==> flow/design.v <==
module fpmultiplier (output logic [31:0] product, output logic ready,
		input logic [31:0] a, input logic clock, nreset);
enum {activation, start, loada, loadb, check, special, regularcalculation,carries, final_output}state;
logic [31:0] multi_a, multi_b;
logic [47:0] manti_48bit;
logic [22:0] manti_23bit; 
logic [9:0] expon; 
logic sign;
logic infinite_a,NaN_a,zero_a,infinite_b,NaN_b,zero_b; 
assign  infinite_a = (multi_a[30:23]==8'b11111111)&&(multi_a[22:0]==0);
assign  NaN_a = (multi_a[30:23]==8'b11111111)&&(multi_a[22:0]!=0);
assign  zero_a = (multi_a[30:23]==0);
assign  infinite_b = (multi_b[30:23]==8'b11111111)&&(multi_b[22:0]==0);
assign  NaN_b = (multi_b[30:23]==8'b11111111)&&(multi_b[22:0]!=0);
assign  zero_b = (multi_b[30:23]==0); 
always_ff @(posedge clock, negedge nreset)
if (~nreset)
  begin 
  product <=0;
  multi_a <= 0;
  multi_b <= 0;
  state <= start;
  ready <= 0;
  end
else
begin 
  case (state)
    activation:
           begin
           ready <=1;
           end
    start: 
           begin
           ready <= 0;
           state <= loada;
           end
    loada: 
           begin 
           multi_a <= a;
           state <= loadb;
           end
    loadb: 
           begin
           multi_b <= a;
           state <= check;        
           end
    check:
           begin
           sign <= multi_a[31]^multi_b[31];
           if(NaN_a||infinite_a||zero_a||NaN_b||infinite_b||zero_b)
           state <= special;
           else
           state <= regularcalculation;
           end
    special:
           begin
            state <= final_output;
            if (NaN_a||NaN_b) 
              begin
              expon <= 10'b0011111111;
              manti_23bit <= 1;
              end
            else if (infinite_a||infinite_b) 
              begin
              if (zero_a|zero_b)  
                begin
                expon <= 10'b0011111111;
                manti_23bit <= 1;  
                end
              else 
                begin
                expon <= 10'b0011111111;
                manti_23bit <= 0;
                end
              end
            else 
              begin 
              expon <= 10'b0000000000;
              manti_23bit <= 0;
              end
           end
    regularcalculation:
           begin
           state <= carries;
           sign <= multi_a[31]^multi_b[31];
           manti_48bit <= {1'b1, {multi_a[22:0]}}*{1'b1, {multi_b[22:0]}};
           expon <= {2'b00,multi_a[30:23]}+{2'b00,multi_b[30:23]}-10'd127; 
           end 
    carries:
           begin 
           state <= final_output;
           if (manti_48bit[47]==1)  
             begin
             expon <= expon + 1'b1; 
             manti_48bit <= manti_48bit>>1|{{25{1'b0}},1'b1,{22{1'b0}}}; 
             end
           else
             begin  
             manti_48bit <= manti_48bit|{{25{1'b0}},1'b1,{22{1'b0}}}; 
             end
           end
    final_output:
           begin 
           ready <= 1;
           state <= start;        
           if (NaN_a||infinite_a||zero_a||NaN_b||infinite_b||zero_b)
             product <= {sign,expon[7:0],manti_23bit};
           else if ($signed(expon) >= 255)
             product <= {sign,8'b11111111,23'd0};
           else if ($signed(expon) <= 0)
             product <= {sign,31'd0};
           else 
             product <= {sign,expon[7:0],manti_48bit[45:23]};
           end 
  endcase
end
endmodule
# From RTL to reports: fpmultiplier
# Tool output for the design above, in the order of the flow.
# Lines are those of the file above, counted from 1.
# Cell names lack the library's common part.
# Not given: n/a
# inputs
top	fpmultiplier
clk_port	clock
library	sky130hd
pvt_corner	tt_025C_1v80

# Word-level counts
# Counts by Yosys on the flattened word-level netlist (proc, flatten, opt, wreduce; memories kept). Register bits leave out memories and registers merged into their read ports (data or address). Print and check cells are left out. Cells with the same type and inputs are merged into one.
# word_totals
regBits	211
inputBits	34
output_inout_bits	33
# classes
addsub	3
n_mul	1
cmp	2
eq_ne	11
n_mux	14
n_logic	3
reduce_and_logical	31
# op_table
op	n
24-bit by 24-bit multiplier with 48-bit output	1
32-bit parallel mux with 7-bit select	1
32-bit by 3-bit == test with 1-bit output with constant B	4
48-bit parallel mux with 2-bit select	1
31-bit two-way mux	3
32-bit by 2-bit == test with 1-bit output with constant B	2
47-bit two-way mux	1
23-bit logical NOT	2
23-bit nonzero test	2
32-bit by 1-bit == test with 1-bit output with constant B	1
32-bit by 4-bit == test with 1-bit output with constant B	1
32-bit logical NOT	1
10-bit parallel mux with 3-bit select	1
8-bit == test with constant B	2
8-bit logical NOT	2
8-bit two-way mux	2
10-bit by 1-bit adder with 10-bit output with constant B	1
10-bit by 1-bit less-or-equal comparator with 1-bit output with constant B	1
10-bit by 9-bit >= comparator with 1-bit output with constant B	1
9-bit by 7-bit subtractor with 10-bit output with constant B	1
10-bit two-way mux	1
8-bit by 8-bit adder with 9-bit output	1
2-bit OR reduction	4
1-bit logical OR	7
7-bit nonzero test	1
2-bit AND reduction	3
3-bit AND reduction	2
1-bit logical AND	4
# Other operator kinds: 9; their cells: 11.

# Logic depth
# Yosys ltp: most cells in a row. Word level: on the elaborated netlist, between registers, memories and ports. Mapped: between sequential cells and ports; inverters and the memories' decode and read muxes count.
# logic_depth
ltp_word	9
abc_area	1
ltp_mapped	31
mapped_depth_nobuf	29

# After synthesis
# The flow's flattened synthesis, as Yosys stat reports it; memories are mapped. The netlist is that of the ABC_AREA named above (0 if unset); the other value can give another one.
# by_type
type	n	area_total_um2
fa_1	482	9.65E+03
inv_1	997	3.74E+03
nand2_1	811	3044.17
dfrtp_1	104	2.6E+03
ha_1	186	2.33E+03
edfxtp_1	37	1.11E+03
o21ai_0	113	565.542
nor2_1	128	480.461
clkbuf_1	125	469.2
a21oi_1	83	415.398
nand3_1	62	310.298
o21ai_1	31	155.149
nand4_1	21	131.376
mux2_2	9	101.347
nor4_1	14	87.584
xnor2_1	8	70.067
nor3_1	11	55.053
a21o_1	7	52.55
# Not listed: further types 25, cells in them 53.
# mapped
cells	3282
yosys_area_um2	25756.0
ffs	142

# Path before layout
# Source: OpenSTA report_checks on the synthesized netlist (no wires, ideal clock, input and output delay 20% of the period each), path of least setup slack; recovery checks are left aside. Register names are those of the netlist, which keeps one name where synthesis merged equal registers.
# synth_path
kind	reg-to-reg
start	register multi_a[12]
end	register manti_48bit[45]
clock_period_ns	9.0
setup_ns	0.254
arrival_ns	5.922
required_ns	8.746
setup_slack_ns	2.825
delay_ns	6.176
path_stages	29
period_less_setup_slack_ns	6.175
# "delay_ns" = arrival - input delay + setup time.
# "path_stages": output pins that drive a net of the path, with the launching flip-flop's if there is one; two outputs of one cell count as two.
# "period_less_setup_slack_ns" = period - worst setup slack (recovery checks aside). The figure is calculated, with input and output delays left at 20% of the set period.
# The rows between start and end are the longest chain of elaborated cells between them; the timing report does not say that the signal goes this way. Where chains are equally long, one stands for them.
# Each line given opens the expression or statement behind the cell; cells for indexed reads and writes are added by Yosys, which also makes memories of some case tables.
# At most two assigning lines are given for a register; there are more.
# synth_between
path_cell_list	dfrtp_1 > clkbuf_1 > clkbuf_1 > nand2_1 > fa_1 > inv_1 > fa_1 > inv_1 > fa_1 > inv_1 > fa_1 > inv_1 > fa_1 > inv_1 > fa_1 > inv_1 > fa_1 > inv_1 > ha_1 > nand2_1 > inv_1 > a21oi_1 > nor2_1 > nor2_1 > nor2_1 > o21ai_0 > nand4_1 > nand3_1 > nand2_1
elab_chain_len	2
# synth_lines
item	line_no	rtl
from (decl)	4	logic [31:0] multi_a, multi_b;
from (assign)	20	multi_a <= 0;
from (assign)	39	multi_a <= a;
24-bit by 24-bit multiplier with 48-bit output	86	manti_48bit <= {1'b1, {multi_a[22:0]}}*{1'b1, {multi_b[22:0]}};
48-bit parallel mux with 2-bit select	27	case (state)
to (assign)	86
to (assign)	95	manti_48bit <= manti_48bit>>1|{{25{1'b0}},1'b1,{22{1'b0}}};
to (decl)	5	logic [47:0] manti_48bit;

# Worst path after layout
# Path of least setup slack in the final report of record 1 (OpenROAD, finished layout, wires in). Where an end is a register, its clock arrival counts in the times.
# layout_path
kind	reg-to-reg
start	register multi_b[11]
end	register manti_48bit[38]
clock_period_ns	9.92
setup_ns	0.24
arrival_ns	8.53
required_ns	10.12
setup_slack_ns	1.59
path_stages	24
# The rows between start and end are the longest chain of elaborated cells between them; the timing report does not say that the signal goes this way. Where chains are equally long, one stands for them.
# At most two assigning lines are given for a register; there are more.
# layout_between
path_cell_list	dfrtp_1 > clkbuf_1 > clkbuf_1 > nand2_1 > fa_1 > fa_1 > inv_1 > fa_1 > fa_1 > fa_1 > fa_1 > inv_1 > fa_1 > inv_1 > ha_1 > a21oi_1 > o21ai_0 > o21bai_1 > a21oi_1 > nand2_1 > nand2_1 > nand3_1 > nand3_1 > nand2_1
elab_chain_len	2
# layout_lines
item	line_no	rtl
from (decl)	4	logic [31:0] multi_a, multi_b;
from (assign)	21	multi_b <= 0;
from (assign)	44	multi_b <= a;
24-bit by 24-bit multiplier with 48-bit output	86	manti_48bit <= {1'b1, {multi_a[22:0]}}*{1'b1, {multi_b[22:0]}};
48-bit parallel mux with 2-bit select	27	case (state)
to (assign)	86
to (assign)	95	manti_48bit <= manti_48bit>>1|{{25{1'b0}},1'b1,{22{1'b0}}};
to (decl)	5	logic [47:0] manti_48bit;

# Settings and measured results of 4 stored flow runs for module fpmultiplier (sky130hd), not sorted in any way. The constraints put input and output delay at 20% of the set period each and load the outputs with 0.01 pF.
# "achieved_clock_period_ns" is the run's clock period less its worst setup slack. It is reckoned from that one timing run; input and output delays stay at 20% of the period that was set.
# "final_power_w": no workload was simulated; the value follows from the tool's default switching activity.
# Settings: . = not set for that run.
stored run	ABC_AREA	CAP_MARGIN	CELL_PAD_IN_SITES_GLOBAL_PLACEMENT	CORE_UTILIZATION	GPL_TIMING_DRIVEN	HOLD_SLACK_MARGIN	MAX_ROUTING_LAYER	SLEW_MARGIN	period_ns	CORE_MARGIN	PLACE_DENSITY	CELL_PAD_IN_SITES_DETAIL_PLACEMENT	CORE_ASPECT_RATIO	CTS_CLUSTER_DIAMETER	CTS_CLUSTER_SIZE	GPL_ROUTABILITY_DRIVEN	PLACE_DENSITY_LB_ADDON	synth_chip_area_um2	fin_ws_ns	final_cell_area_um2	die_um2	final_power_w	achieved_clock_period_ns
record 1	1	0	3	38	0	0.02	met4	25	9.92	2	.	.	.	.	.	.	.	25756.0	1.585	28207.1	69878.3	0.001326	8.335
record 2	.	20	.	40	.	.	.	20	8.27	2	0.6	.	.	.	.	.	.	24511.0	0.736	26704.4	63272.4	0.001511	7.534
record 3	.	20	.	40	.	.	.	20	9.0	2	0.6	.	.	.	.	.	.	24511.0	0.868	26695.6	63272.4	0.001422	8.132
record 4	.	20	3	40	0	.	met5	30	8.18	4	.	2	1.3	343	24	0	0.11	24511.0	0.191	27042.2	65335.9	0.001558	7.989
